==> flow/design.v <==
`timescale 1ns/10ps
module IOTDF( clk, rst, in_en, iot_in, fn_sel, busy, valid, iot_out);
input          clk;
input          rst;
input          in_en;
input  [7:0]   iot_in;
input  [2:0]   fn_sel;
output         busy;
output         valid;
output [127:0] iot_out;
localparam ENCRYPT = 1, DECRYPT = 2, CRC_GEN = 3, TOP2MAX = 4, LAST2MIN = 5;
localparam FUNC_LEFT_1 = 0, FUNC_LEFT_2 = 1, FUNC_RIGHT_1 = 2, FUNC_RIGHT_2 = 3, FUNC_KEEP = 4;
reg [3:0]cnt_read_r, cnt_read_w;  
reg [2:0]cnt_round_r, cnt_round_w;  
reg [1:0]start_output_flag_r, start_output_flag_w;  
reg [2:0] fn_sel_r;
wire [2:0]fn_sel_w = fn_sel;
reg [127:0]iot_in_r, iot_in_w;
reg valid_r;
reg [127:0]iot_out1_r, iot_out1_w;
reg [127:0]iot_out2_r, iot_out2_w;
wire [63:0]IP_out;
wire [31:0]IP_out_L, IP_out_R;
wire [63:0]FP_in, FP_out;
wire [31:0]XOR_out, XOR_in1, XOR_in2;
reg [31:0]MUX_out1_63_32, MUX_out1_31_0;
wire [63:0]MUX_out1_127_64;
wire [55:0]MUX_sub_key_gen_in;
reg [2:0]sub_key_gen_func;
wire [55:0]PC1_out;
wire [47:0]KEY;
wire [55:0]KEY_before_PC2_w, KEY_before_PC2_r;  
wire [2:0]CRC_remainder;
reg [10:0]crc_dividend_in;
reg [127:0]crc_iot_out1_w;
reg Is_in_biggerthan_out1_r, Is_in_biggerthan_out1_w;  
reg Is_in_biggerthan_out2_r, Is_in_biggerthan_out2_w;  
wire Is_in_biggerthan_out1_8b, Is_in_biggerthan_out2_8b;  
wire Is_in_equal_out1_8b, Is_in_equal_out2_8b;  
reg [7:0]cmp_in_in, cmp_in_out1, cmp_in_out2;  
assign busy = 0;
assign valid = valid_r; 
assign iot_out = ((fn_sel_r==TOP2MAX || fn_sel_r==LAST2MIN) && cnt_read_r==1)? iot_out1_r:iot_out2_r;  
always@(*)begin
	cnt_read_w = (in_en)?cnt_read_r + 1'b1:cnt_read_r;
end
always@(posedge clk or posedge rst)begin
	if(rst) cnt_read_r <= 0;
	else cnt_read_r <= cnt_read_w;
end
always@(*)begin
	cnt_round_w = (cnt_read_r==15)? cnt_round_r + 1'b1:cnt_round_r;
end
always@(posedge clk or posedge rst)begin
	if(rst) cnt_round_r <= 0;
	else cnt_round_r <= cnt_round_w;
end
always@(*)begin
	if(start_output_flag_r==0 && cnt_read_r==15)start_output_flag_w = 1;
	else if(start_output_flag_r==1 && cnt_read_r==15)start_output_flag_w = 2;
	else start_output_flag_w = start_output_flag_r;
end
always@(posedge clk or posedge rst)begin
	if(rst) start_output_flag_r <= 0;
	else start_output_flag_r <= start_output_flag_w;
end
always@(posedge clk)begin  
	if(rst)begin end
	else fn_sel_r <= fn_sel_w;
end
always@(posedge clk or posedge rst)begin
	if(rst) valid_r <= 1'b0;
	else if((fn_sel_r==TOP2MAX || fn_sel_r==LAST2MIN))begin
		valid_r <= ((cnt_read_r==0 || cnt_read_r==1) && cnt_round_r==0 && start_output_flag_r == 2);
	end
	else begin
		valid_r <= (cnt_read_r==0 && start_output_flag_r == 2);
	end 
end
always@(posedge clk)begin
	if(rst)begin end
	else iot_in_r <= iot_in_w;
end
always@(*)begin
	iot_out1_w = iot_out1_r;
	if(fn_sel_r==ENCRYPT || fn_sel_r==DECRYPT)begin
		iot_out1_w[63:0] = {MUX_out1_63_32, MUX_out1_31_0};
		iot_out1_w[119:64] = KEY_before_PC2_w;
	end
	else if(fn_sel_r==CRC_GEN)begin
		if(cnt_read_r==0)iot_out1_w = iot_in_r;
		else iot_out1_w = crc_iot_out1_w;
	end
	else begin  
		if(cnt_round_r==1 && cnt_read_r==0)begin  
			iot_out1_w = iot_in_r; 
		end
		else if(cnt_read_r==0)begin  
			if((fn_sel_r==TOP2MAX  &&   Is_in_biggerthan_out1_w &&  Is_in_biggerthan_out2_w)||
			   (fn_sel_r==LAST2MIN && (!Is_in_biggerthan_out1_w)&&(!Is_in_biggerthan_out2_w))) iot_out1_w = iot_in_r;
		end
	end
end
always@(posedge clk)begin
	if(rst)begin end
	else iot_out1_r <= iot_out1_w;
end
always@(*)begin
	iot_out2_w = iot_out2_r;
	if(fn_sel_r==ENCRYPT || fn_sel_r==DECRYPT)begin
		if(cnt_read_r==0)iot_out2_w[63:0] = FP_out;  
		if(cnt_read_r==1)iot_out2_w[127:64] = iot_in_r[127:64];  
	end
	else if(fn_sel_r==CRC_GEN)begin
		if(cnt_read_r==0)iot_out2_w = CRC_remainder; 
	end
	else begin  
		if(cnt_round_r==1 && cnt_read_r==0)begin  
			iot_out2_w = (fn_sel_r==TOP2MAX)? 0:{128{1'b1}};  
		end
		else if(cnt_read_r==0)begin  
			if(fn_sel_r==TOP2MAX && Is_in_biggerthan_out2_w)begin
				if(Is_in_biggerthan_out1_w) iot_out2_w = iot_out1_r;
				else iot_out2_w = iot_in_r;
			end
			if(fn_sel_r==LAST2MIN && !Is_in_biggerthan_out2_w)begin
				if(!Is_in_biggerthan_out1_w) iot_out2_w = iot_out1_r;
				else iot_out2_w = iot_in_r;
			end
		end
	end
end
always@(posedge clk)begin
	if(rst)begin end
	else iot_out2_r <= iot_out2_w;
end
assign IP_out = {iot_in_r[ 6],iot_in_r[14],iot_in_r[22],iot_in_r[30]
			    ,iot_in_r[38],iot_in_r[46],iot_in_r[54],iot_in_r[62]
			    ,iot_in_r[ 4],iot_in_r[12],iot_in_r[20],iot_in_r[28]
			    ,iot_in_r[36],iot_in_r[44],iot_in_r[52],iot_in_r[60]
			    ,iot_in_r[ 2],iot_in_r[10],iot_in_r[18],iot_in_r[26]
			    ,iot_in_r[34],iot_in_r[42],iot_in_r[50],iot_in_r[58]
			    ,iot_in_r[ 0],iot_in_r[ 8],iot_in_r[16],iot_in_r[24]
			    ,iot_in_r[32],iot_in_r[40],iot_in_r[48],iot_in_r[56]
			    ,iot_in_r[ 7],iot_in_r[15],iot_in_r[23],iot_in_r[31]
			    ,iot_in_r[39],iot_in_r[47],iot_in_r[55],iot_in_r[63]
			    ,iot_in_r[ 5],iot_in_r[13],iot_in_r[21],iot_in_r[29]
			    ,iot_in_r[37],iot_in_r[45],iot_in_r[53],iot_in_r[61]
			    ,iot_in_r[ 3],iot_in_r[11],iot_in_r[19],iot_in_r[27]
			    ,iot_in_r[35],iot_in_r[43],iot_in_r[51],iot_in_r[59]
			    ,iot_in_r[ 1],iot_in_r[ 9],iot_in_r[17],iot_in_r[25]
			    ,iot_in_r[33],iot_in_r[41],iot_in_r[49],iot_in_r[57]};
assign 	{IP_out_L, IP_out_R} = IP_out;
assign FP_in = {XOR_out, iot_out1_r[31:0]};
assign FP_out = {FP_in[24],FP_in[56],FP_in[16],FP_in[48]
			    ,FP_in[ 8],FP_in[40],FP_in[ 0],FP_in[32]
			    ,FP_in[25],FP_in[57],FP_in[17],FP_in[49]
			    ,FP_in[ 9],FP_in[41],FP_in[ 1],FP_in[33]
			    ,FP_in[26],FP_in[58],FP_in[18],FP_in[50]
			    ,FP_in[10],FP_in[42],FP_in[ 2],FP_in[34]
			    ,FP_in[27],FP_in[59],FP_in[19],FP_in[51]
			    ,FP_in[11],FP_in[43],FP_in[ 3],FP_in[35]
			    ,FP_in[28],FP_in[60],FP_in[20],FP_in[52]
			    ,FP_in[12],FP_in[44],FP_in[ 4],FP_in[36]
			    ,FP_in[29],FP_in[61],FP_in[21],FP_in[53]
			    ,FP_in[13],FP_in[45],FP_in[ 5],FP_in[37]
			    ,FP_in[30],FP_in[62],FP_in[22],FP_in[54]
			    ,FP_in[14],FP_in[46],FP_in[ 6],FP_in[38]
			    ,FP_in[31],FP_in[63],FP_in[23],FP_in[55]
			    ,FP_in[15],FP_in[47],FP_in[ 7],FP_in[39]};
assign PC1_out = {iot_in_r[ 71],iot_in_r[ 79],iot_in_r[ 87],iot_in_r[95]
				 ,iot_in_r[103],iot_in_r[111],iot_in_r[119],iot_in_r[127]
				 ,iot_in_r[ 70],iot_in_r[ 78],iot_in_r[ 86],iot_in_r[94]
				 ,iot_in_r[102],iot_in_r[110],iot_in_r[118],iot_in_r[126]
				 ,iot_in_r[ 69],iot_in_r[ 77],iot_in_r[ 85],iot_in_r[93]
				 ,iot_in_r[101],iot_in_r[109],iot_in_r[117],iot_in_r[125]
				 ,iot_in_r[ 68],iot_in_r[ 76],iot_in_r[ 84],iot_in_r[92]
				 ,iot_in_r[ 65],iot_in_r[ 73],iot_in_r[ 81],iot_in_r[89]
				 ,iot_in_r[ 97],iot_in_r[105],iot_in_r[113],iot_in_r[121]
				 ,iot_in_r[ 66],iot_in_r[ 74],iot_in_r[ 82],iot_in_r[90]
				 ,iot_in_r[ 98],iot_in_r[106],iot_in_r[114],iot_in_r[122]
				 ,iot_in_r[ 67],iot_in_r[ 75],iot_in_r[ 83],iot_in_r[91]
				 ,iot_in_r[ 99],iot_in_r[107],iot_in_r[115],iot_in_r[123]
				 ,iot_in_r[100],iot_in_r[108],iot_in_r[116],iot_in_r[124]};
assign KEY_before_PC2_r = iot_out1_r[119:64];
assign KEY = {KEY_before_PC2_r[42],KEY_before_PC2_r[39],KEY_before_PC2_r[45],KEY_before_PC2_r[32]			     
			 ,KEY_before_PC2_r[55],KEY_before_PC2_r[51],KEY_before_PC2_r[53],KEY_before_PC2_r[28]			     
			 ,KEY_before_PC2_r[41],KEY_before_PC2_r[50],KEY_before_PC2_r[35],KEY_before_PC2_r[46]			     
			 ,KEY_before_PC2_r[33],KEY_before_PC2_r[37],KEY_before_PC2_r[44],KEY_before_PC2_r[52]			     
			 ,KEY_before_PC2_r[30],KEY_before_PC2_r[48],KEY_before_PC2_r[40],KEY_before_PC2_r[49]			     
			 ,KEY_before_PC2_r[29],KEY_before_PC2_r[36],KEY_before_PC2_r[43],KEY_before_PC2_r[54]			     
			 ,KEY_before_PC2_r[15],KEY_before_PC2_r[ 4],KEY_before_PC2_r[25],KEY_before_PC2_r[19]			     
			 ,KEY_before_PC2_r[ 9],KEY_before_PC2_r[ 1],KEY_before_PC2_r[26],KEY_before_PC2_r[16]			     
			 ,KEY_before_PC2_r[ 5],KEY_before_PC2_r[11],KEY_before_PC2_r[23],KEY_before_PC2_r[ 8]			     
			 ,KEY_before_PC2_r[12],KEY_before_PC2_r[ 7],KEY_before_PC2_r[17],KEY_before_PC2_r[ 0]			     
			 ,KEY_before_PC2_r[22],KEY_before_PC2_r[ 3],KEY_before_PC2_r[10],KEY_before_PC2_r[14]			
			 ,KEY_before_PC2_r[ 6],KEY_before_PC2_r[20],KEY_before_PC2_r[27],KEY_before_PC2_r[24]};
always@(*)begin
	if(fn_sel_r==1)begin  
		if(cnt_read_r==0||cnt_read_r==1||cnt_read_r==8||cnt_read_r==15) sub_key_gen_func = FUNC_LEFT_1;  
		else sub_key_gen_func = FUNC_LEFT_2;  
	end
	else begin  
		if(cnt_read_r==0||cnt_read_r==1||cnt_read_r==8||cnt_read_r==15) sub_key_gen_func = (cnt_read_r==0)? FUNC_KEEP:FUNC_RIGHT_1;  
		else sub_key_gen_func = FUNC_RIGHT_2;  
	end
end
Sub_Key Sub_Key_u(
	.sub_key_in(MUX_sub_key_gen_in),
	.func_in(sub_key_gen_func),
	.sub_key_out(KEY_before_PC2_w));	
F_Function F_Function_u(
.key_in(KEY),
.R_in(iot_out1_r[31:0]),
.F_out(XOR_in2));
assign XOR_in1 = iot_out1_r[63:32];
assign XOR_out = XOR_in1 ^ XOR_in2;
assign MUX_sub_key_gen_in = (cnt_read_r==0)? PC1_out:KEY_before_PC2_r;
always@(*)begin
	if(cnt_read_r==0)MUX_out1_63_32 = IP_out_L;
	else MUX_out1_63_32 = iot_out1_r[31:0];
end
always@(*)begin
	if(cnt_read_r==0)MUX_out1_31_0 = IP_out_R;
	else MUX_out1_31_0 = XOR_out;
end
CRC_Gen CRC_Gen_u(
.crc_dividend_in(crc_dividend_in),  
.crc_remainder_out(CRC_remainder));
always@(*)begin
	Is_in_biggerthan_out1_w = (Is_in_equal_out1_8b)? Is_in_biggerthan_out1_r:Is_in_biggerthan_out1_8b;
	Is_in_biggerthan_out2_w = (Is_in_equal_out2_8b)? Is_in_biggerthan_out2_r:Is_in_biggerthan_out2_8b;
end
always@(posedge clk)begin
	if(rst)begin end
	else begin
		Is_in_biggerthan_out1_r <= Is_in_biggerthan_out1_w;
		Is_in_biggerthan_out2_r <= Is_in_biggerthan_out2_w;
	end
end
always@(*)begin
	iot_in_w = iot_in_r;
	crc_iot_out1_w = iot_out1_r;
	case(cnt_read_r)
	1:begin
		cmp_in_in   =   iot_in_r[7:0];
		cmp_in_out1 = iot_out1_r[7:0];
		cmp_in_out2 = iot_out2_r[7:0];
		iot_in_w[15:8] = iot_in;
		crc_dividend_in = iot_out1_r[127:117];
		crc_iot_out1_w[119:117] = CRC_remainder;
	end
	2:begin
		cmp_in_in   =   iot_in_r[15:8];
		cmp_in_out1 = iot_out1_r[15:8];
		cmp_in_out2 = iot_out2_r[15:8];
		iot_in_w[23:16] = iot_in;
		crc_dividend_in = iot_out1_r[119:109];
		crc_iot_out1_w[111:109] = CRC_remainder;
	end
	3:begin
		cmp_in_in   =   iot_in_r[23:16];
		cmp_in_out1 = iot_out1_r[23:16];
		cmp_in_out2 = iot_out2_r[23:16];
		iot_in_w[31:24] = iot_in;
		crc_dividend_in = iot_out1_r[111:101];
		crc_iot_out1_w[103:101] = CRC_remainder;
	end
	4:begin
		cmp_in_in   =   iot_in_r[31:24];
		cmp_in_out1 = iot_out1_r[31:24];
		cmp_in_out2 = iot_out2_r[31:24];
		iot_in_w[39:32] = iot_in;
		crc_dividend_in = iot_out1_r[103:93];
		crc_iot_out1_w[95:93] = CRC_remainder;
	end
	5:begin
		cmp_in_in   =   iot_in_r[39:32];
		cmp_in_out1 = iot_out1_r[39:32];
		cmp_in_out2 = iot_out2_r[39:32];
		iot_in_w[47:40] = iot_in;
		crc_dividend_in = iot_out1_r[95:85];
		crc_iot_out1_w[87:85] = CRC_remainder;
	end
	6:begin
		cmp_in_in   =   iot_in_r[47:40];
		cmp_in_out1 = iot_out1_r[47:40];
		cmp_in_out2 = iot_out2_r[47:40];
		iot_in_w[55:48] = iot_in;
		crc_dividend_in = iot_out1_r[87:77];
		crc_iot_out1_w[79:77] = CRC_remainder;
	end
	7:begin
		cmp_in_in   =   iot_in_r[55:48];
		cmp_in_out1 = iot_out1_r[55:48];
		cmp_in_out2 = iot_out2_r[55:48];
		iot_in_w[63:56] = iot_in;
		crc_dividend_in = iot_out1_r[79:69];
		crc_iot_out1_w[71:69] = CRC_remainder;
	end
	8:begin
		cmp_in_in   =   iot_in_r[63:56];
		cmp_in_out1 = iot_out1_r[63:56];
		cmp_in_out2 = iot_out2_r[63:56];
		iot_in_w[71:64] = iot_in;
		crc_dividend_in = iot_out1_r[71:61];
		crc_iot_out1_w[63:61] = CRC_remainder;
	end
	9:begin
		cmp_in_in   =   iot_in_r[71:64];
		cmp_in_out1 = iot_out1_r[71:64];
		cmp_in_out2 = iot_out2_r[71:64];
		iot_in_w[79:72] = iot_in;
		crc_dividend_in = iot_out1_r[63:53];
		crc_iot_out1_w[55:53] = CRC_remainder;
	end
	10:begin
		cmp_in_in   =   iot_in_r[79:72];
		cmp_in_out1 = iot_out1_r[79:72];
		cmp_in_out2 = iot_out2_r[79:72];
		iot_in_w[87:80] = iot_in;
		crc_dividend_in = iot_out1_r[55:45];
		crc_iot_out1_w[47:45] = CRC_remainder;
	end
	11:begin
		cmp_in_in   =   iot_in_r[87:80];
		cmp_in_out1 = iot_out1_r[87:80];
		cmp_in_out2 = iot_out2_r[87:80];
		iot_in_w[95:88] = iot_in;
		crc_dividend_in = iot_out1_r[47:37];
		crc_iot_out1_w[39:37] = CRC_remainder;
	end
	12:begin
		cmp_in_in   =   iot_in_r[95:88];
		cmp_in_out1 = iot_out1_r[95:88];
		cmp_in_out2 = iot_out2_r[95:88];
		iot_in_w[103:96] = iot_in;
		crc_dividend_in = iot_out1_r[39:29];
		crc_iot_out1_w[31:29] = CRC_remainder;
	end
	13:begin
		cmp_in_in   =   iot_in_r[103:96];
		cmp_in_out1 = iot_out1_r[103:96];
		cmp_in_out2 = iot_out2_r[103:96];
		iot_in_w[111:104] = iot_in;
		crc_dividend_in = iot_out1_r[31:21];
		crc_iot_out1_w[23:21] = CRC_remainder;
	end
	14:begin
		cmp_in_in   =   iot_in_r[111:104];
		cmp_in_out1 = iot_out1_r[111:104];
		cmp_in_out2 = iot_out2_r[111:104];
		iot_in_w[119:112] = iot_in;
		crc_dividend_in = iot_out1_r[23:13];
		crc_iot_out1_w[15:13] = CRC_remainder;
	end
	15:begin
		cmp_in_in   =   iot_in_r[119:112];
		cmp_in_out1 = iot_out1_r[119:112];
		cmp_in_out2 = iot_out2_r[119:112];
		iot_in_w[127:120] = iot_in;
		crc_dividend_in = iot_out1_r[15:5];
		crc_iot_out1_w[7:5] = CRC_remainder;
	end
	0:begin
		cmp_in_in   =   iot_in_r[127:120];
		cmp_in_out1 = iot_out1_r[127:120];
		cmp_in_out2 = iot_out2_r[127:120];
		iot_in_w[7:0] = iot_in;
		crc_dividend_in = {iot_out1_r[7:0], 3'b0};
	end
	endcase
end
assign Is_in_biggerthan_out1_8b = (cmp_in_in > cmp_in_out1);
assign Is_in_biggerthan_out2_8b = (cmp_in_in > cmp_in_out2);
assign Is_in_equal_out1_8b = (cmp_in_in == cmp_in_out1);
assign Is_in_equal_out2_8b = (cmp_in_in == cmp_in_out2);
endmodule
module F_Function(
input   [47:0] key_in,
input   [31:0] R_in,
output  [31:0] F_out);
wire [47:0]expansion_out = {R_in[ 0],R_in[31],R_in[30],R_in[29]
						   ,R_in[28],R_in[27],R_in[28],R_in[27]
						   ,R_in[26],R_in[25],R_in[24],R_in[23]
						   ,R_in[24],R_in[23],R_in[22],R_in[21]
						   ,R_in[20],R_in[19],R_in[20],R_in[19]
						   ,R_in[18],R_in[17],R_in[16],R_in[15]
						   ,R_in[16],R_in[15],R_in[14],R_in[13]
						   ,R_in[12],R_in[11],R_in[12],R_in[11]
						   ,R_in[10],R_in[ 9],R_in[ 8],R_in[ 7]
						   ,R_in[ 8],R_in[ 7],R_in[ 6],R_in[ 5]
						   ,R_in[ 4],R_in[ 3],R_in[ 4],R_in[ 3]
						   ,R_in[ 2],R_in[ 1],R_in[ 0],R_in[31]};
wire [47:0]xor_out = key_in ^ expansion_out;
wire [5:0]S1_in = xor_out[47:42];
wire [5:0]S2_in = xor_out[41:36];
wire [5:0]S3_in = xor_out[35:30];
wire [5:0]S4_in = xor_out[29:24];
wire [5:0]S5_in = xor_out[23:18];
wire [5:0]S6_in = xor_out[17:12];
wire [5:0]S7_in = xor_out[11: 6];
wire [5:0]S8_in = xor_out[ 5: 0];
reg [3:0]S1_out;
reg [3:0]S2_out;
reg [3:0]S3_out;
reg [3:0]S4_out;
reg [3:0]S5_out;
reg [3:0]S6_out;
reg [3:0]S7_out;
reg [3:0]S8_out;
always@(*)begin
	case({S1_in[5], S1_in[0]})
		2'b00:begin
			case(S1_in[4:1])
				4'b0000: S1_out = 14;
				4'b0001: S1_out = 4;
				4'b0010: S1_out = 13;
				4'b0011: S1_out = 1;
				4'b0100: S1_out = 2;
				4'b0101: S1_out = 15;
				4'b0110: S1_out = 11;
				4'b0111: S1_out = 8;
				4'b1000: S1_out = 3;
				4'b1001: S1_out = 10;
				4'b1010: S1_out = 6;
				4'b1011: S1_out = 12;
				4'b1100: S1_out = 5;
				4'b1101: S1_out = 9;
				4'b1110: S1_out = 0;
				4'b1111: S1_out = 7;
			endcase
		end
		2'b01:begin
			case(S1_in[4:1])
				4'b0000: S1_out = 0;
				4'b0001: S1_out = 15;
				4'b0010: S1_out = 7;
				4'b0011: S1_out = 4;
				4'b0100: S1_out = 14;
				4'b0101: S1_out = 2;
				4'b0110: S1_out = 13;
				4'b0111: S1_out = 1;
				4'b1000: S1_out = 10;
				4'b1001: S1_out = 6;
				4'b1010: S1_out = 12;
				4'b1011: S1_out = 11;
				4'b1100: S1_out = 9;
				4'b1101: S1_out = 5;
				4'b1110: S1_out = 3;
				4'b1111: S1_out = 8;
			endcase
		end
		2'b10:begin
			case(S1_in[4:1])
				4'b0000: S1_out = 4;
				4'b0001: S1_out = 1;
				4'b0010: S1_out = 14;
				4'b0011: S1_out = 8;
				4'b0100: S1_out = 13;
				4'b0101: S1_out = 6;
				4'b0110: S1_out = 2;
				4'b0111: S1_out = 11;
				4'b1000: S1_out = 15;
				4'b1001: S1_out = 12;
				4'b1010: S1_out = 9;
				4'b1011: S1_out = 7;
				4'b1100: S1_out = 3;
				4'b1101: S1_out = 10;
				4'b1110: S1_out = 5;
				4'b1111: S1_out = 0;
			endcase
		end
		2'b11:begin
			case(S1_in[4:1])
				4'b0000: S1_out = 15;
				4'b0001: S1_out = 12;
				4'b0010: S1_out = 8;
				4'b0011: S1_out = 2;
				4'b0100: S1_out = 4;
				4'b0101: S1_out = 9;
				4'b0110: S1_out = 1;
				4'b0111: S1_out = 7;
				4'b1000: S1_out = 5;
				4'b1001: S1_out = 11;
				4'b1010: S1_out = 3;
				4'b1011: S1_out = 14;
				4'b1100: S1_out = 10;
				4'b1101: S1_out = 0;
				4'b1110: S1_out = 6;
				4'b1111: S1_out = 13;
			endcase
		end
	endcase
end
always@(*)begin
	case({S2_in[5], S2_in[0]})
		2'b00:begin
			case(S2_in[4:1])
				4'b0000: S2_out = 15;
				4'b0001: S2_out = 1;
				4'b0010: S2_out = 8;
				4'b0011: S2_out = 14;
				4'b0100: S2_out = 6;
				4'b0101: S2_out = 11;
				4'b0110: S2_out = 3;
				4'b0111: S2_out = 4;
				4'b1000: S2_out = 9;
				4'b1001: S2_out = 7;
				4'b1010: S2_out = 2;
				4'b1011: S2_out = 13;
				4'b1100: S2_out = 12;
				4'b1101: S2_out = 0;
				4'b1110: S2_out = 5;
				4'b1111: S2_out = 10;
			endcase
		end
		2'b01:begin
			case(S2_in[4:1])
				4'b0000: S2_out = 3;
				4'b0001: S2_out = 13;
				4'b0010: S2_out = 4;
				4'b0011: S2_out = 7;
				4'b0100: S2_out = 15;
				4'b0101: S2_out = 2;
				4'b0110: S2_out = 8;
				4'b0111: S2_out = 14;
				4'b1000: S2_out = 12;
				4'b1001: S2_out = 0;
				4'b1010: S2_out = 1;
				4'b1011: S2_out = 10;
				4'b1100: S2_out = 6;
				4'b1101: S2_out = 9;
				4'b1110: S2_out = 11;
				4'b1111: S2_out = 5;
			endcase
		end
		2'b10:begin
			case(S2_in[4:1])
				4'b0000: S2_out = 0;
				4'b0001: S2_out = 14;
				4'b0010: S2_out = 7;
				4'b0011: S2_out = 11;
				4'b0100: S2_out = 10;
				4'b0101: S2_out = 4;
				4'b0110: S2_out = 13;
				4'b0111: S2_out = 1;
				4'b1000: S2_out = 5;
				4'b1001: S2_out = 8;
				4'b1010: S2_out = 12;
				4'b1011: S2_out = 6;
				4'b1100: S2_out = 9;
				4'b1101: S2_out = 3;
				4'b1110: S2_out = 2;
				4'b1111: S2_out = 15;
			endcase
		end
		2'b11:begin
			case(S2_in[4:1])
				4'b0000: S2_out = 13;
				4'b0001: S2_out = 8;
				4'b0010: S2_out = 10;
				4'b0011: S2_out = 1;
				4'b0100: S2_out = 3;
				4'b0101: S2_out = 15;
				4'b0110: S2_out = 4;
				4'b0111: S2_out = 2;
				4'b1000: S2_out = 11;
				4'b1001: S2_out = 6;
				4'b1010: S2_out = 7;
				4'b1011: S2_out = 12;
				4'b1100: S2_out = 0;
				4'b1101: S2_out = 5;
				4'b1110: S2_out = 14;
				4'b1111: S2_out = 9;
			endcase
		end
	endcase
end
always@(*)begin
	case({S3_in[5], S3_in[0]})
		2'b00:begin
			case(S3_in[4:1])
				4'b0000: S3_out = 10;
				4'b0001: S3_out = 0;
				4'b0010: S3_out = 9;
				4'b0011: S3_out = 14;
				4'b0100: S3_out = 6;
				4'b0101: S3_out = 3;
				4'b0110: S3_out = 15;
				4'b0111: S3_out = 5;
				4'b1000: S3_out = 1;
				4'b1001: S3_out = 13;
				4'b1010: S3_out = 12;
				4'b1011: S3_out = 7;
				4'b1100: S3_out = 11;
				4'b1101: S3_out = 4;
				4'b1110: S3_out = 2;
				4'b1111: S3_out = 8;
			endcase
		end
		2'b01:begin
			case(S3_in[4:1])
				4'b0000: S3_out = 13;
				4'b0001: S3_out = 7;
				4'b0010: S3_out = 0;
				4'b0011: S3_out = 9;
				4'b0100: S3_out = 3;
				4'b0101: S3_out = 4;
				4'b0110: S3_out = 6;
				4'b0111: S3_out = 10;
				4'b1000: S3_out = 2;
				4'b1001: S3_out = 8;
				4'b1010: S3_out = 5;
				4'b1011: S3_out = 14;
				4'b1100: S3_out = 12;
				4'b1101: S3_out = 11;
				4'b1110: S3_out = 15;
				4'b1111: S3_out = 1;
			endcase
		end
		2'b10:begin
			case(S3_in[4:1])
				4'b0000: S3_out = 13;
				4'b0001: S3_out = 6;
				4'b0010: S3_out = 4;
				4'b0011: S3_out = 9;
				4'b0100: S3_out = 8;
				4'b0101: S3_out = 15;
				4'b0110: S3_out = 3;
				4'b0111: S3_out = 0;
				4'b1000: S3_out = 11;
				4'b1001: S3_out = 1;
				4'b1010: S3_out = 2;
				4'b1011: S3_out = 12;
				4'b1100: S3_out = 5;
				4'b1101: S3_out = 10;
				4'b1110: S3_out = 14;
				4'b1111: S3_out = 7;
			endcase
		end
		2'b11:begin
			case(S3_in[4:1])
				4'b0000: S3_out = 1;
				4'b0001: S3_out = 10;
				4'b0010: S3_out = 13;
				4'b0011: S3_out = 0;
				4'b0100: S3_out = 6;
				4'b0101: S3_out = 9;
				4'b0110: S3_out = 8;
				4'b0111: S3_out = 7;
				4'b1000: S3_out = 4;
				4'b1001: S3_out = 15;
				4'b1010: S3_out = 14;
				4'b1011: S3_out = 3;
				4'b1100: S3_out = 11;
				4'b1101: S3_out = 5;
				4'b1110: S3_out = 2;
				4'b1111: S3_out = 12;
			endcase
		end
	endcase
end
always@(*)begin
	case({S4_in[5], S4_in[0]})
		2'b00:begin
			case(S4_in[4:1])
				4'b0000: S4_out = 7;
				4'b0001: S4_out = 13;
				4'b0010: S4_out = 14;
				4'b0011: S4_out = 3;
				4'b0100: S4_out = 0;
				4'b0101: S4_out = 6;
				4'b0110: S4_out = 9;
				4'b0111: S4_out = 10;
				4'b1000: S4_out = 1;
				4'b1001: S4_out = 2;
				4'b1010: S4_out = 8;
				4'b1011: S4_out = 5;
				4'b1100: S4_out = 11;
				4'b1101: S4_out = 12;
				4'b1110: S4_out = 4;
				4'b1111: S4_out = 15;
			endcase
		end
		2'b01:begin
			case(S4_in[4:1])
				4'b0000: S4_out = 13;
				4'b0001: S4_out = 8;
				4'b0010: S4_out = 11;
				4'b0011: S4_out = 5;
				4'b0100: S4_out = 6;
				4'b0101: S4_out = 15;
				4'b0110: S4_out = 0;
				4'b0111: S4_out = 3;
				4'b1000: S4_out = 4;
				4'b1001: S4_out = 7;
				4'b1010: S4_out = 2;
				4'b1011: S4_out = 12;
				4'b1100: S4_out = 1;
				4'b1101: S4_out = 10;
				4'b1110: S4_out = 14;
				4'b1111: S4_out = 9;
			endcase
		end
		2'b10:begin
			case(S4_in[4:1])
				4'b0000: S4_out = 10;
				4'b0001: S4_out = 6;
				4'b0010: S4_out = 9;
				4'b0011: S4_out = 0;
				4'b0100: S4_out = 12;
				4'b0101: S4_out = 11;
				4'b0110: S4_out = 7;
				4'b0111: S4_out = 13;
				4'b1000: S4_out = 15;
				4'b1001: S4_out = 1;
				4'b1010: S4_out = 3;
				4'b1011: S4_out = 14;
				4'b1100: S4_out = 5;
				4'b1101: S4_out = 2;
				4'b1110: S4_out = 8;
				4'b1111: S4_out = 4;
			endcase
		end
		2'b11:begin
			case(S4_in[4:1])
				4'b0000: S4_out = 3;
				4'b0001: S4_out = 15;
				4'b0010: S4_out = 0;
				4'b0011: S4_out = 6;
				4'b0100: S4_out = 10;
				4'b0101: S4_out = 1;
				4'b0110: S4_out = 13;
				4'b0111: S4_out = 8;
				4'b1000: S4_out = 9;
				4'b1001: S4_out = 4;
				4'b1010: S4_out = 5;
				4'b1011: S4_out = 11;
				4'b1100: S4_out = 12;
				4'b1101: S4_out = 7;
				4'b1110: S4_out = 2;
				4'b1111: S4_out = 14;
			endcase
		end
	endcase
end
always@(*)begin
	case({S5_in[5], S5_in[0]})
		2'b00:begin
			case(S5_in[4:1])
				4'b0000: S5_out = 2;
				4'b0001: S5_out = 12;
				4'b0010: S5_out = 4;
				4'b0011: S5_out = 1;
				4'b0100: S5_out = 7;
				4'b0101: S5_out = 10;
				4'b0110: S5_out = 11;
				4'b0111: S5_out = 6;
				4'b1000: S5_out = 8;
				4'b1001: S5_out = 5;
				4'b1010: S5_out = 3;
				4'b1011: S5_out = 15;
				4'b1100: S5_out = 13;
				4'b1101: S5_out = 0;
				4'b1110: S5_out = 14;
				4'b1111: S5_out = 9;
			endcase
		end
		2'b01:begin
			case(S5_in[4:1])
				4'b0000: S5_out = 14;
				4'b0001: S5_out = 11;
				4'b0010: S5_out = 2;
				4'b0011: S5_out = 12;
				4'b0100: S5_out = 4;
				4'b0101: S5_out = 7;
				4'b0110: S5_out = 13;
				4'b0111: S5_out = 1;
				4'b1000: S5_out = 5;
				4'b1001: S5_out = 0;
				4'b1010: S5_out = 15;
				4'b1011: S5_out = 10;
				4'b1100: S5_out = 3;
				4'b1101: S5_out = 9;
				4'b1110: S5_out = 8;
				4'b1111: S5_out = 6;
			endcase
		end
		2'b10:begin
			case(S5_in[4:1])
				4'b0000: S5_out = 4;
				4'b0001: S5_out = 2;
				4'b0010: S5_out = 1;
				4'b0011: S5_out = 11;
				4'b0100: S5_out = 10;
				4'b0101: S5_out = 13;
				4'b0110: S5_out = 7;
				4'b0111: S5_out = 8;
				4'b1000: S5_out = 15;
				4'b1001: S5_out = 9;
				4'b1010: S5_out = 12;
				4'b1011: S5_out = 5;
				4'b1100: S5_out = 6;
				4'b1101: S5_out = 3;
				4'b1110: S5_out = 0;
				4'b1111: S5_out = 14;
			endcase
		end
		2'b11:begin
			case(S5_in[4:1])
				4'b0000: S5_out = 11;
				4'b0001: S5_out = 8;
				4'b0010: S5_out = 12;
				4'b0011: S5_out = 7;
				4'b0100: S5_out = 1;
				4'b0101: S5_out = 14;
				4'b0110: S5_out = 2;
				4'b0111: S5_out = 13;
				4'b1000: S5_out = 6;
				4'b1001: S5_out = 15;
				4'b1010: S5_out = 0;
				4'b1011: S5_out = 9;
				4'b1100: S5_out = 10;
				4'b1101: S5_out = 4;
				4'b1110: S5_out = 5;
				4'b1111: S5_out = 3;
			endcase
		end
	endcase
end
always@(*)begin
	case({S6_in[5], S6_in[0]})
		2'b00:begin
			case(S6_in[4:1])
				4'b0000: S6_out = 12;
				4'b0001: S6_out = 1;
				4'b0010: S6_out = 10;
				4'b0011: S6_out = 15;
				4'b0100: S6_out = 9;
				4'b0101: S6_out = 2;
				4'b0110: S6_out = 6;
				4'b0111: S6_out = 8;
				4'b1000: S6_out = 0;
				4'b1001: S6_out = 13;
				4'b1010: S6_out = 3;
				4'b1011: S6_out = 4;
				4'b1100: S6_out = 14;
				4'b1101: S6_out = 7;
				4'b1110: S6_out = 5;
				4'b1111: S6_out = 11;
			endcase
		end
		2'b01:begin
			case(S6_in[4:1])
				4'b0000: S6_out = 10;
				4'b0001: S6_out = 15;
				4'b0010: S6_out = 4;
				4'b0011: S6_out = 2;
				4'b0100: S6_out = 7;
				4'b0101: S6_out = 12;
				4'b0110: S6_out = 9;
				4'b0111: S6_out = 5;
				4'b1000: S6_out = 6;
				4'b1001: S6_out = 1;
				4'b1010: S6_out = 13;
				4'b1011: S6_out = 14;
				4'b1100: S6_out = 0;
				4'b1101: S6_out = 11;
				4'b1110: S6_out = 3;
				4'b1111: S6_out = 8;
			endcase
		end
		2'b10:begin
			case(S6_in[4:1])
				4'b0000: S6_out = 9;
				4'b0001: S6_out = 14;
				4'b0010: S6_out = 15;
				4'b0011: S6_out = 5;
				4'b0100: S6_out = 2;
				4'b0101: S6_out = 8;
				4'b0110: S6_out = 12;
				4'b0111: S6_out = 3;
				4'b1000: S6_out = 7;
				4'b1001: S6_out = 0;
				4'b1010: S6_out = 4;
				4'b1011: S6_out = 10;
				4'b1100: S6_out = 1;
				4'b1101: S6_out = 13;
				4'b1110: S6_out = 11;
				4'b1111: S6_out = 6;
			endcase
		end
		2'b11:begin
			case(S6_in[4:1])
				4'b0000: S6_out = 4;
				4'b0001: S6_out = 3;
				4'b0010: S6_out = 2;
				4'b0011: S6_out = 12;
				4'b0100: S6_out = 9;
				4'b0101: S6_out = 5;
				4'b0110: S6_out = 15;
				4'b0111: S6_out = 10;
				4'b1000: S6_out = 11;
				4'b1001: S6_out = 14;
				4'b1010: S6_out = 1;
				4'b1011: S6_out = 7;
				4'b1100: S6_out = 6;
				4'b1101: S6_out = 0;
				4'b1110: S6_out = 8;
				4'b1111: S6_out = 13;
			endcase
		end
	endcase
end
always@(*)begin
	case({S7_in[5], S7_in[0]})
		2'b00:begin
			case(S7_in[4:1])
				4'b0000: S7_out = 4;
				4'b0001: S7_out = 11;
				4'b0010: S7_out = 2;
				4'b0011: S7_out = 14;
				4'b0100: S7_out = 15;
				4'b0101: S7_out = 0;
				4'b0110: S7_out = 8;
				4'b0111: S7_out = 13;
				4'b1000: S7_out = 3;
				4'b1001: S7_out = 12;
				4'b1010: S7_out = 9;
				4'b1011: S7_out = 7;
				4'b1100: S7_out = 5;
				4'b1101: S7_out = 10;
				4'b1110: S7_out = 6;
				4'b1111: S7_out = 1;
			endcase
		end
		2'b01:begin
			case(S7_in[4:1])
				4'b0000: S7_out = 13;
				4'b0001: S7_out = 0;
				4'b0010: S7_out = 11;
				4'b0011: S7_out = 7;
				4'b0100: S7_out = 4;
				4'b0101: S7_out = 9;
				4'b0110: S7_out = 1;
				4'b0111: S7_out = 10;
				4'b1000: S7_out = 14;
				4'b1001: S7_out = 3;
				4'b1010: S7_out = 5;
				4'b1011: S7_out = 12;
				4'b1100: S7_out = 2;
				4'b1101: S7_out = 15;
				4'b1110: S7_out = 8;
				4'b1111: S7_out = 6;
			endcase
		end
		2'b10:begin
			case(S7_in[4:1])
				4'b0000: S7_out = 1;
				4'b0001: S7_out = 4;
				4'b0010: S7_out = 11;
				4'b0011: S7_out = 13;
				4'b0100: S7_out = 12;
				4'b0101: S7_out = 3;
				4'b0110: S7_out = 7;
				4'b0111: S7_out = 14;
				4'b1000: S7_out = 10;
				4'b1001: S7_out = 15;
				4'b1010: S7_out = 6;
				4'b1011: S7_out = 8;
				4'b1100: S7_out = 0;
				4'b1101: S7_out = 5;
				4'b1110: S7_out = 9;
				4'b1111: S7_out = 2;
			endcase
		end
		2'b11:begin
			case(S7_in[4:1])
				4'b0000: S7_out = 6;
				4'b0001: S7_out = 11;
				4'b0010: S7_out = 13;
				4'b0011: S7_out = 8;
				4'b0100: S7_out = 1;
				4'b0101: S7_out = 4;
				4'b0110: S7_out = 10;
				4'b0111: S7_out = 7;
				4'b1000: S7_out = 9;
				4'b1001: S7_out = 5;
				4'b1010: S7_out = 0;
				4'b1011: S7_out = 15;
				4'b1100: S7_out = 14;
				4'b1101: S7_out = 2;
				4'b1110: S7_out = 3;
				4'b1111: S7_out = 12;
			endcase
		end
	endcase
end
always@(*)begin
	case({S8_in[5], S8_in[0]})
		2'b00:begin
			case(S8_in[4:1])
				4'b0000: S8_out = 13;
				4'b0001: S8_out = 2;
				4'b0010: S8_out = 8;
				4'b0011: S8_out = 4;
				4'b0100: S8_out = 6;
				4'b0101: S8_out = 15;
				4'b0110: S8_out = 11;
				4'b0111: S8_out = 1;
				4'b1000: S8_out = 10;
				4'b1001: S8_out = 9;
				4'b1010: S8_out = 3;
				4'b1011: S8_out = 14;
				4'b1100: S8_out = 5;
				4'b1101: S8_out = 0;
				4'b1110: S8_out = 12;
				4'b1111: S8_out = 7;
			endcase
		end
		2'b01:begin
			case(S8_in[4:1])
				4'b0000: S8_out = 1;
				4'b0001: S8_out = 15;
				4'b0010: S8_out = 13;
				4'b0011: S8_out = 8;
				4'b0100: S8_out = 10;
				4'b0101: S8_out = 3;
				4'b0110: S8_out = 7;
				4'b0111: S8_out = 4;
				4'b1000: S8_out = 12;
				4'b1001: S8_out = 5;
				4'b1010: S8_out = 6;
				4'b1011: S8_out = 11;
				4'b1100: S8_out = 0;
				4'b1101: S8_out = 14;
				4'b1110: S8_out = 9;
				4'b1111: S8_out = 2;
			endcase
		end
		2'b10:begin
			case(S8_in[4:1])
				4'b0000: S8_out = 7;
				4'b0001: S8_out = 11;
				4'b0010: S8_out = 4;
				4'b0011: S8_out = 1;
				4'b0100: S8_out = 9;
				4'b0101: S8_out = 12;
				4'b0110: S8_out = 14;
				4'b0111: S8_out = 2;
				4'b1000: S8_out = 0;
				4'b1001: S8_out = 6;
				4'b1010: S8_out = 10;
				4'b1011: S8_out = 13;
				4'b1100: S8_out = 15;
				4'b1101: S8_out = 3;
				4'b1110: S8_out = 5;
				4'b1111: S8_out = 8;
			endcase
		end
		2'b11:begin
			case(S8_in[4:1])
				4'b0000: S8_out = 2;
				4'b0001: S8_out = 1;
				4'b0010: S8_out = 14;
				4'b0011: S8_out = 7;
				4'b0100: S8_out = 4;
				4'b0101: S8_out = 10;
				4'b0110: S8_out = 8;
				4'b0111: S8_out = 13;
				4'b1000: S8_out = 15;
				4'b1001: S8_out = 12;
				4'b1010: S8_out = 9;
				4'b1011: S8_out = 0;
				4'b1100: S8_out = 3;
				4'b1101: S8_out = 5;
				4'b1110: S8_out = 6;
				4'b1111: S8_out = 11;
			endcase
		end
	endcase
end
wire [31:0]P_in = {S1_out,S2_out,S3_out,S4_out,S5_out,S6_out,S7_out,S8_out};
assign F_out = {P_in[16],P_in[25],P_in[12],P_in[11]
			   ,P_in[ 3],P_in[20],P_in[ 4],P_in[15]
			   ,P_in[31],P_in[17],P_in[ 9],P_in[ 6]
			   ,P_in[27],P_in[14],P_in[ 1],P_in[22]
			   ,P_in[30],P_in[24],P_in[ 8],P_in[18]
			   ,P_in[ 0],P_in[ 5],P_in[29],P_in[23]
			   ,P_in[13],P_in[19],P_in[ 2],P_in[26]
			   ,P_in[10],P_in[21],P_in[28],P_in[ 7]};
endmodule
module Sub_Key(
input   [55:0] sub_key_in,
input   [2:0] func_in,
output  reg[55:0] sub_key_out);
localparam FUNC_LEFT_1 = 0, FUNC_LEFT_2 = 1, FUNC_RIGHT_1 = 2, FUNC_RIGHT_2 = 3, FUNC_KEEP = 4;
wire [27:0]sub_key_in_msb = sub_key_in[55:28];
wire [27:0]sub_key_in_lsb = sub_key_in[27:0];
wire [27:0]sub_key_in_msb_left_1 = {sub_key_in_msb[26:0], sub_key_in_msb[27]};
wire [27:0]sub_key_in_lsb_left_1 = {sub_key_in_lsb[26:0], sub_key_in_lsb[27]};
wire [27:0]sub_key_in_msb_left_2 = {sub_key_in_msb[25:0], sub_key_in_msb[27:26]};
wire [27:0]sub_key_in_lsb_left_2 = {sub_key_in_lsb[25:0], sub_key_in_lsb[27:26]};
wire [27:0]sub_key_in_msb_right_1 = {sub_key_in_msb[0], sub_key_in_msb[27:1]};
wire [27:0]sub_key_in_lsb_right_1 = {sub_key_in_lsb[0], sub_key_in_lsb[27:1]};
wire [27:0]sub_key_in_msb_right_2 = {sub_key_in_msb[1:0], sub_key_in_msb[27:2]};
wire [27:0]sub_key_in_lsb_right_2 = {sub_key_in_lsb[1:0], sub_key_in_lsb[27:2]};
always@(*)begin
	case(func_in)
		FUNC_LEFT_1: sub_key_out = {sub_key_in_msb_left_1, sub_key_in_lsb_left_1};
		FUNC_LEFT_2: sub_key_out = {sub_key_in_msb_left_2, sub_key_in_lsb_left_2};
		FUNC_RIGHT_1: sub_key_out = {sub_key_in_msb_right_1, sub_key_in_lsb_right_1};
		FUNC_RIGHT_2: sub_key_out = {sub_key_in_msb_right_2, sub_key_in_lsb_right_2};
		FUNC_KEEP: sub_key_out = sub_key_in;
		default: sub_key_out = sub_key_in;
	endcase
end
endmodule
module CRC_Gen(
input   [10:0] crc_dividend_in,
output   [2:0] crc_remainder_out);
assign crc_remainder_out[2] =  crc_dividend_in[9] ^ crc_dividend_in[8] ^ crc_dividend_in[6] ^ crc_dividend_in[5] ^ crc_dividend_in[3] ^ crc_dividend_in[2];
assign crc_remainder_out[1] =  crc_dividend_in[10] ^ crc_dividend_in[9] ^ crc_dividend_in[7] ^ crc_dividend_in[6] ^ crc_dividend_in[4] ^ crc_dividend_in[3] ^ crc_dividend_in[1];
assign crc_remainder_out[0] =  crc_dividend_in[0];
endmodule
Appendix: tool output

Reports on IOTDF
Each step is given for the RTL above and for the edited RTL. "unedited" refers to lines of the RTL above, "edited" to lines of the edited file. "change" is "edited" less "unedited", of the values as shown. Operators: Yosys type, input widths -> output width; for muxes data width and select width s. Library cell names are shortened. Not given: -

Top module: IOTDF. Clock: clk. Cell library: sky130hd. Corner: tt_025C_1v80.

Edit of the RTL
Unified diff, file above to edited file. This change comes from a script, not from a designer. The edited design behaves differently; no optimisation was intended.

```diff
@@ -183,5 +183,7 @@
 				 ,iot_in_r[ 99],iot_in_r[107],iot_in_r[115],iot_in_r[123]
 				 ,iot_in_r[100],iot_in_r[108],iot_in_r[116],iot_in_r[124]};
-assign KEY_before_PC2_r = iot_out1_r[119:64];
+reg [55:0] KEY_before_PC2_r_p1;
+always @(posedge clk) KEY_before_PC2_r_p1 <= iot_out1_r[119:64];
+assign KEY_before_PC2_r = KEY_before_PC2_r_p1;
 assign KEY = {KEY_before_PC2_r[42],KEY_before_PC2_r[39],KEY_before_PC2_r[45],KEY_before_PC2_r[32]			     
 			 ,KEY_before_PC2_r[55],KEY_before_PC2_r[51],KEY_before_PC2_r[53],KEY_before_PC2_r[28]			     
```

Elaborated design
Yosys after proc, flatten, opt, wreduce and memory -nomap, before mapping. Memory bits, and registers merged into a memory's read port (data or address), are not among the register bits. Print and check cells are not counted. Memory sizes are those after Yosys's memory passes, which may raise the word count (mostly to a power of two), join words into wider ones and drop unused or constant bits.

Bit counts: register bits (unedited 399, edited 455, change +56); bits in read-only memories (unedited 2048, edited 2048, change 0); memory cells (unedited 32, edited 32, change 0); output and inout bits (unedited 130, edited 130, change 0); word-level cells (unedited 363, edited 364, change +1).

Memories: shape (words x width / read and write ports) (unedited 16 x 4 bit 1R0W; 16 x 4 bit 1R0W; 16 x 4 bit 1R0W; 16 x 4 bit 1R0W; 16 x 4 bit 1R0W; 16 x 4 bit 1R0W; (+26), edited 16 x 4 bit 1R0W; 16 x 4 bit 1R0W; 16 x 4 bit 1R0W; 16 x 4 bit 1R0W; 16 x 4 bit 1R0W; 16 x 4 bit 1R0W; (+26)).

The mark (+n) counts cells that are not listed.

Operators by class: add/subtract/negate cells (unedited 2, edited 2, change 0); order comparisons (unedited 2, edited 2, change 0); eq/ne operators (unedited 71, edited 71, change 0); muxes and demuxes (unedited 77, edited 77, change 0); bitwise operators (unedited 31, edited 31, change 0); reduce/logical cells (unedited 106, edited 106, change 0).

Operators with widths: $mux 3 (unedited 18, edited 18, change 0); $not 1->1 (unedited 18, edited 18, change 0); $eq 2x2->1 const B (unedited 17, edited 17, change 0); $mux 8 (unedited 16, edited 16, change 0); $reduce_and 2->1 (unedited 16, edited 16, change 0); $reduce_and 4->1 (unedited 16, edited 16, change 0); $reduce_or 15->1 (unedited 16, edited 16, change 0); $mux 128 (unedited 15, edited 15, change 0); $ne 4x4->1 const B (unedited 15, edited 15, change 0); $reduce_or 14->1 (unedited 15, edited 15, change 0); $logic_and 1x1->1 (unedited 13, edited 13, change 0); $xor 1x1->1 (unedited 11, edited 11, change 0); $eq 2x1->1 const B (unedited 9, edited 9, change 0); $logic_not 2->1 (unedited 9, edited 9, change 0); $eq 4x4->1 const B (unedited 8, edited 8, change 0); $pmux 4 s4 (unedited 8, edited 8, change 0); $logic_or 1x1->1 (unedited 6, edited 6, change 0); $mux 64 (unedited 5, edited 5, change 0); $eq 3x2->1 const B (unedited 4, edited 4, change 0); $eq 4x3->1 const B (unedited 4, edited 4, change 0); $mux 1 (unedited 4, edited 4, change 0); $eq 3x1->1 const B (unedited 3, edited 3, change 0); $pmux 8 s16 (unedited 3, edited 3, change 0); $reduce_and 5->1 (unedited 3, edited 3, change 0); $eq 3x3->1 const B (unedited 2, edited 2, change 0); $eq 4x2->1 const B (unedited 2, edited 2, change 0); $eq 8x8->1 (unedited 2, edited 2, change 0); $gt 8x8->1 (unedited 2, edited 2, change 0).

Not every row of either side is listed.

Logic depth
Yosys ltp: most cells in a row. Word level: on the elaborated netlist, between registers, memories and ports. Mapped: between sequential cells and ports; inverters and the memories' decode and read muxes count.

Logic depth: word-level depth (unedited 13, edited 13, change 0); ABC_AREA (unedited 0, edited 0); gate-level depth with buffers (unedited 24, edited 26, change +2); depth with buffers taken out (unedited 19, edited 18, change -1).

After synthesis
The flow's flattened synthesis, as Yosys stat reports it; memories are mapped. The netlist is that of the ABC_AREA named above (0 if unset); the other value can give another one.

Cell types: nand2_1 (unedited 329, edited 534, change +205); clkbuf_1 (unedited 301, edited 183, change -118); a21oi_1 (unedited 234, edited 320, change +86); o2bb2ai_1 (unedited 69, edited 2, change -67); a211oi_1 (unedited 106, edited 47, change -59); dfxtp_1 (unedited 0, edited 56, change +56); a21o_1 (unedited 13, edited 63, change +50); and3_1 (unedited 77, edited 30, change -47); a31oi_1 (unedited 49, edited 93, change +44); buf_2 (unedited 59, edited 102, change +43); o21ai_0 (unedited 249, edited 283, change +34); nor2_1 (unedited 176, edited 207, change +31); inv_1 (unedited 46, edited 24, change -22); nor3b_1 (unedited 21, edited 2, change -19); nand3b_1 (unedited 17, edited 1, change -16); a21boi_0 (unedited 16, edited 2, change -14); nor3_1 (unedited 46, edited 59, change +13); buf_4 (unedited 5, edited 16, change +11).

Not every row of either side is listed.

Mapped netlist: cell count (unedited 3366, edited 3521, change +155); synthesis area (um^2) (unedited 31208.7, edited 32218.4, change +1009.7); sequential area (um^2) (unedited 11957.7, edited 13078.8, change +1121.1); flip-flops (unedited 400, edited 456, change +56); buffer cells (unedited 392, edited 328, change -64).

By module: a second synthesis without flattening, with its own total; a netlist apart from the flattened one above.

Unflattened totals: cells (unflattened synthesis) (unedited 3453, edited 3529, change +76); area total of the unflattened synthesis (um^2) (unedited 32429.9, edited 33384.5, change +954.6).

Rows give one instance, submodules left out.

By module, unedited: IOTDF (times used 1, cells 2451, area 25039.0 um^2, sequential area 11957.7 um^2); F_Function (times used 1, cells 702, area 5141.2 um^2, sequential area 0.0 um^2); Sub_Key (times used 1, cells 293, area 2148.3 um^2, sequential area 0.0 um^2); CRC_Gen (times used 1, cells 7, area 101.3 um^2, sequential area 0.0 um^2).

By module, edited: IOTDF (times used 1, cells 2527, area 25993.7 um^2, sequential area 13078.8 um^2); F_Function (times used 1, cells 702, area 5141.2 um^2, sequential area 0.0 um^2); Sub_Key (times used 1, cells 293, area 2148.3 um^2, sequential area 0.0 um^2); CRC_Gen (times used 1, cells 7, area 101.3 um^2, sequential area 0.0 um^2).

Path before layout
Path of least setup slack by OpenSTA after synthesis, without wires, with an ideal clock, recovery checks aside; 20% of the period is set as input and as output delay. Where synthesis merged equal registers, the netlist keeps one of their names.

Timing path after synthesis: path type (unedited register to register, edited register to register); from (unedited register cnt_read_r[0], edited register cnt_read_r[0]); to (unedited register iot_out2_r[100], edited register iot_out2_r[100]); period (ns) (unedited 6.0, edited 6.0, change 0.0); library setup time (ns) (unedited 0.565, edited 0.565, change 0.000); time at the first pin (ns) (unedited 0.000, edited 0.000, change 0.000); data arrival time (ns) (unedited 8.159, edited 8.218, change +0.059); data required time (ns) (unedited 5.435, edited 5.435, change 0.000); setup slack (ns) (unedited -2.724, edited -2.784, change -0.060); delay of the path (ns) (unedited 8.724, edited 8.783, change +0.059); stages on the path (unedited 21, edited 22, change +1); buffers on the path (unedited 4, edited 6, change +2); synthesis period reached (ns) (unedited 8.724, edited 8.784, change +0.060).

"delay of the path" = arrival - input delay + setup time. "stages on the path" counts driving pins, that of a launching flip-flop among them; a cell with two outputs on the path counts twice. "synthesis period reached" = period - worst setup slack (recovery checks aside). The figure is calculated, with input and output delays left at 20% of the set period. The rows between start and end are the longest chain of elaborated cells between them; the timing report does not say that the signal goes this way. Where chains are equally long, one stands for them. A line is the first line of the expression or statement that the cell stems from. Yosys adds cells for indexed reads and writes and turns some case tables into memories. unedited: Only ways into the end's enable, where the timed path ends, are counted here.

On the way, after synthesis, unedited:
Path through: dfrtp_1 -> inv_1 -> ha_1 -> buf_2 -> buf_2 -> nor3b_1 -> clkbuf_1 -> buf_1 -> a222oi_1 -> and3_1 -> a41oi_1 -> ha_1 -> a21o_1 -> a21o_1 -> a21oi_1 -> a21o_1 -> inv_1 -> a21o_1 -> a21oi_1 -> nor2_1 -> nor3_1. Under cells in the longest elaborated chain stands 8. For elaborated cells on any way between the ends the number is 30. Those cells by class: 1 x compare; 18 x eq/ne; 3 x mux; 8 x reduce/logical.

Ends and longest elaborated chain, after synthesis, unedited: from (decl) (RTL line 13) `reg [3:0]cnt_read_r, cnt_read_w;`; from (assign) (RTL line 48) `if(rst) cnt_read_r <= 0;`; from (assign) (RTL line 49) `else cnt_read_r <= cnt_read_w;`; $logic_not 4->1 (RTL line 244) `case(cnt_read_r)`; $pmux 8 s16 (RTL line 244); $gt 8x8->1 (RTL line 375) `assign Is_in_biggerthan_out2_8b = (cmp_in_in > cmp_in_out2);`; $mux 1 (RTL line 232) `Is_in_biggerthan_out2_w = (Is_in_equal_out2_8b)? Is_in_biggerthan_out2_r:Is_in_biggerthan_out2_8b;`; $logic_not 1->1 (RTL line 126) `if(fn_sel_r==LAST2MIN && !Is_in_biggerthan_out2_w)begin`; $logic_and 1x1->1 (RTL line 126); $reduce_bool 5->1; $reduce_and 5->1; to (assign) (RTL line 135) `else iot_out2_r <= iot_out2_w;`; to (decl) (RTL line 21) `reg [127:0]iot_out2_r, iot_out2_w;`.

edited: Only ways into the end's enable, where the timed path ends, are counted here.

On the way, after synthesis, edited:
Path through: dfrtp_1 -> inv_1 -> ha_1 -> buf_4 -> buf_4 -> buf_4 -> buf_4 -> and2_1 -> clkbuf_1 -> buf_1 -> a22o_1 -> a221oi_1 -> a41oi_1 -> ha_1 -> nand2b_1 -> a21o_1 -> a21o_1 -> a211oi_2 -> nor3_1 -> o21ai_0 -> a21oi_1 -> nor3_1. Under cells in the longest elaborated chain stands 8. For elaborated cells on any way between the ends the number is 30. Those cells by class: 1 x compare; 18 x eq/ne; 3 x mux; 8 x reduce/logical.

Ends and longest elaborated chain, after synthesis, edited: from (decl) (RTL line 13) `reg [3:0]cnt_read_r, cnt_read_w;`; from (assign) (RTL line 48) `if(rst) cnt_read_r <= 0;`; from (assign) (RTL line 49) `else cnt_read_r <= cnt_read_w;`; $logic_not 4->1 (RTL line 246) `case(cnt_read_r)`; $pmux 8 s16 (RTL line 246); $gt 8x8->1 (RTL line 377) `assign Is_in_biggerthan_out2_8b = (cmp_in_in > cmp_in_out2);`; $mux 1 (RTL line 234) `Is_in_biggerthan_out2_w = (Is_in_equal_out2_8b)? Is_in_biggerthan_out2_r:Is_in_biggerthan_out2_8b;`; $logic_not 1->1 (RTL line 126) `if(fn_sel_r==LAST2MIN && !Is_in_biggerthan_out2_w)begin`; $logic_and 1x1->1 (RTL line 126); $reduce_bool 5->1; $reduce_and 5->1; to (assign) (RTL line 135) `else iot_out2_r <= iot_out2_w;`; to (decl) (RTL line 21) `reg [127:0]iot_out2_r, iot_out2_w;`.

Worst path after layout
From the final timing report of each run of pair 1: the path of least setup slack in the routed layout; clock arrival at registers is part of the times.

Timing path after layout: path type (unedited register to register, edited register to register); from (unedited register cnt_read_r[1], edited register cnt_read_r[0]); to (unedited register iot_out2_r[63], edited register iot_out1_r[5]); period (ns) (unedited 5.88, edited 5.88, change 0.00); library setup time (ns) (unedited 0.26, edited 0.23, change -0.03); time at the first pin (ns) (unedited 0.62, edited 0.65, change +0.03); data arrival time (ns) (unedited 6.10, edited 6.06, change -0.04); data required time (ns) (unedited 6.25, edited 6.29, change +0.04); setup slack (ns) (unedited 0.15, edited 0.23, change +0.08); stages on the path (unedited 18, edited 20, change +2); buffers on the path (unedited 1, edited 4, change +3).

The rows between start and end are the longest chain of elaborated cells between them; the timing report does not say that the signal goes this way. Where chains are equally long, one stands for them. unedited: Ways into the end's enable are left out, as the timed path ends at the data pin.

On the way, after layout, unedited:
Path through: dfrtp_1 -> inv_1 -> ha_1 -> and3b_1 -> a22oi_1 -> nand4_1 -> or3_1 -> o21ai_0 -> ha_1 -> and3_1 -> o21ai_0 -> a31o_2 -> a21o_1 -> a311o_2 -> and2_1 -> a211oi_1 -> buf_4 -> o21ai_0. Under cells in the longest elaborated chain stands 11. For elaborated cells on any way between the ends the number is 39. Those cells by class: 2 x compare; 17 x eq/ne; 15 x mux; 5 x reduce/logical.

Ends and longest elaborated chain, after layout, unedited: from (decl) (RTL line 13) `reg [3:0]cnt_read_r, cnt_read_w;`; from (assign) (RTL line 48) `if(rst) cnt_read_r <= 0;`; from (assign) (RTL line 49) `else cnt_read_r <= cnt_read_w;`; $logic_not 4->1 (RTL line 244) `case(cnt_read_r)`; $pmux 8 s16 (RTL line 244); $gt 8x8->1 (RTL line 374) `assign Is_in_biggerthan_out1_8b = (cmp_in_in > cmp_in_out1);`; $mux 1 (RTL line 231) `Is_in_biggerthan_out1_w = (Is_in_equal_out1_8b)? Is_in_biggerthan_out1_r:Is_in_biggerthan_out1_8b;`; $mux 128 (RTL line 123) `if(Is_in_biggerthan_out1_w) iot_out2_w = iot_out1_r;`; $mux 128 (RTL line 122) `if(fn_sel_r==TOP2MAX && Is_in_biggerthan_out2_w)begin`; $mux 128 (RTL line 126) `if(fn_sel_r==LAST2MIN && !Is_in_biggerthan_out2_w)begin`; $mux 128 (RTL line 121) `else if(cnt_read_r==0)begin`; $mux 128 (RTL line 118) `if(cnt_round_r==1 && cnt_read_r==0)begin`; $mux 128 (RTL line 114) `else if(fn_sel_r==CRC_GEN)begin`; $mux 64 (RTL line 110) `if(fn_sel_r==ENCRYPT || fn_sel_r==DECRYPT)begin`; to (assign) (RTL line 135) `else iot_out2_r <= iot_out2_w;`; to (decl) (RTL line 21) `reg [127:0]iot_out2_r, iot_out2_w;`.

edited: Only ways into the end's enable, where the timed path ends, are counted here.

On the way, after layout, edited:
Path through: dfrtp_1 -> inv_1 -> ha_2 -> and2_4 -> buf_4 -> a22oi_1 -> nand4_1 -> or3_1 -> o21ai_0 -> ha_1 -> nand4_1 -> o31ai_1 -> nor2_1 -> buf_4 -> nand3_1 -> a21oi_2 -> o41ai_4 -> buf_4 -> nor2_1 -> buf_4. For elaborated cells on any way between the ends the number is 38. Those cells by class: 2 x compare; 18 x eq/ne; 5 x mux; 13 x reduce/logical.

Ends and longest elaborated chain, after layout, edited: from (decl) (RTL line 13) `reg [3:0]cnt_read_r, cnt_read_w;`; from (assign) (RTL line 48) `if(rst) cnt_read_r <= 0;`; from (assign) (RTL line 49) `else cnt_read_r <= cnt_read_w;`; to (assign) (RTL line 106) `else iot_out1_r <= iot_out1_w;`; to (decl) (RTL line 20) `reg [127:0]iot_out1_r, iot_out1_w;`.

edited: Chain of elaborated cells between the ends: none given.

Measured runs
Runs of the flow (Yosys, OpenROAD) on both versions; the two runs of a pair have the same settings. The constraints put input and output delay at 20% of the set period each and load the outputs with 0.01 pF.

Settings, pair 1:
For CORE_UTILIZATION the number is 30. SETUP_SLACK_MARGIN: 0.1. For period_ns the number is 5.88. The entry for CAP_MARGIN reads 20. CORE_MARGIN: 2. Under SLEW_MARGIN stands 20.

Final reports, pair 1: synthesis area (um^2) (unedited 31208.7, edited 32218.4, change +1009.7); die outline area (um^2) (unedited 106625.0, edited 110032.0, change +3407.0); area of the standard cells in the finished layout (um^2) (unedited 36896.6, edited 37971.4, change +1074.8); utilization after routing (%) (unedited 35.7, edited 35.6, change -0.1); setup slack of the critical path (ns) (unedited 0.152, edited 0.231, change +0.079); setup TNS (ns) (unedited 0.000, edited 0.000, change 0.000); worst hold slack after layout (ns) (unedited 0.486, edited 0.482, change -0.004); reached clock period (ns) (unedited 5.728, edited 5.649, change -0.079).

Settings, pair 2:
The entry for ABC_AREA reads 0. The entry for CAP_MARGIN reads 0. The figure for CELL_PAD_IN_SITES_DETAIL_PLACEMENT is 0. The figure for CORE_ASPECT_RATIO is 1.92. For CORE_UTILIZATION the number is 22. HOLD_SLACK_MARGIN: -0.06. MAX_ROUTING_LAYER: met4. Under PLACE_DENSITY_LB_ADDON stands 0.19. TNS_END_PERCENT: 75. For period_ns the number is 3.44. CORE_MARGIN: 2. Under SLEW_MARGIN stands 20.

Final reports, pair 2: synthesis area (um^2) (unedited 31208.7, edited 32218.4, change +1009.7); die outline area (um^2) (unedited 145047.0, edited 149689.0, change +4642.0); area of the standard cells in the finished layout (um^2) (unedited 46977.6, edited 47033.9, change +56.3); utilization after routing (%) (unedited 33.3, edited 32.3, change -1.0); setup slack of the critical path (ns) (unedited -1.979, edited -1.806, change +0.173); setup TNS (ns) (unedited -842.706, edited -755.744, change +86.962); worst hold slack after layout (ns) (unedited 0.487, edited 0.474, change -0.013); reached clock period (ns) (unedited 5.419, edited 5.246, change -0.173).

By "reached clock period" is meant the clock period of the run minus its worst setup slack. This is arithmetic on one report: input and output delays are still those of the set period (20% each).
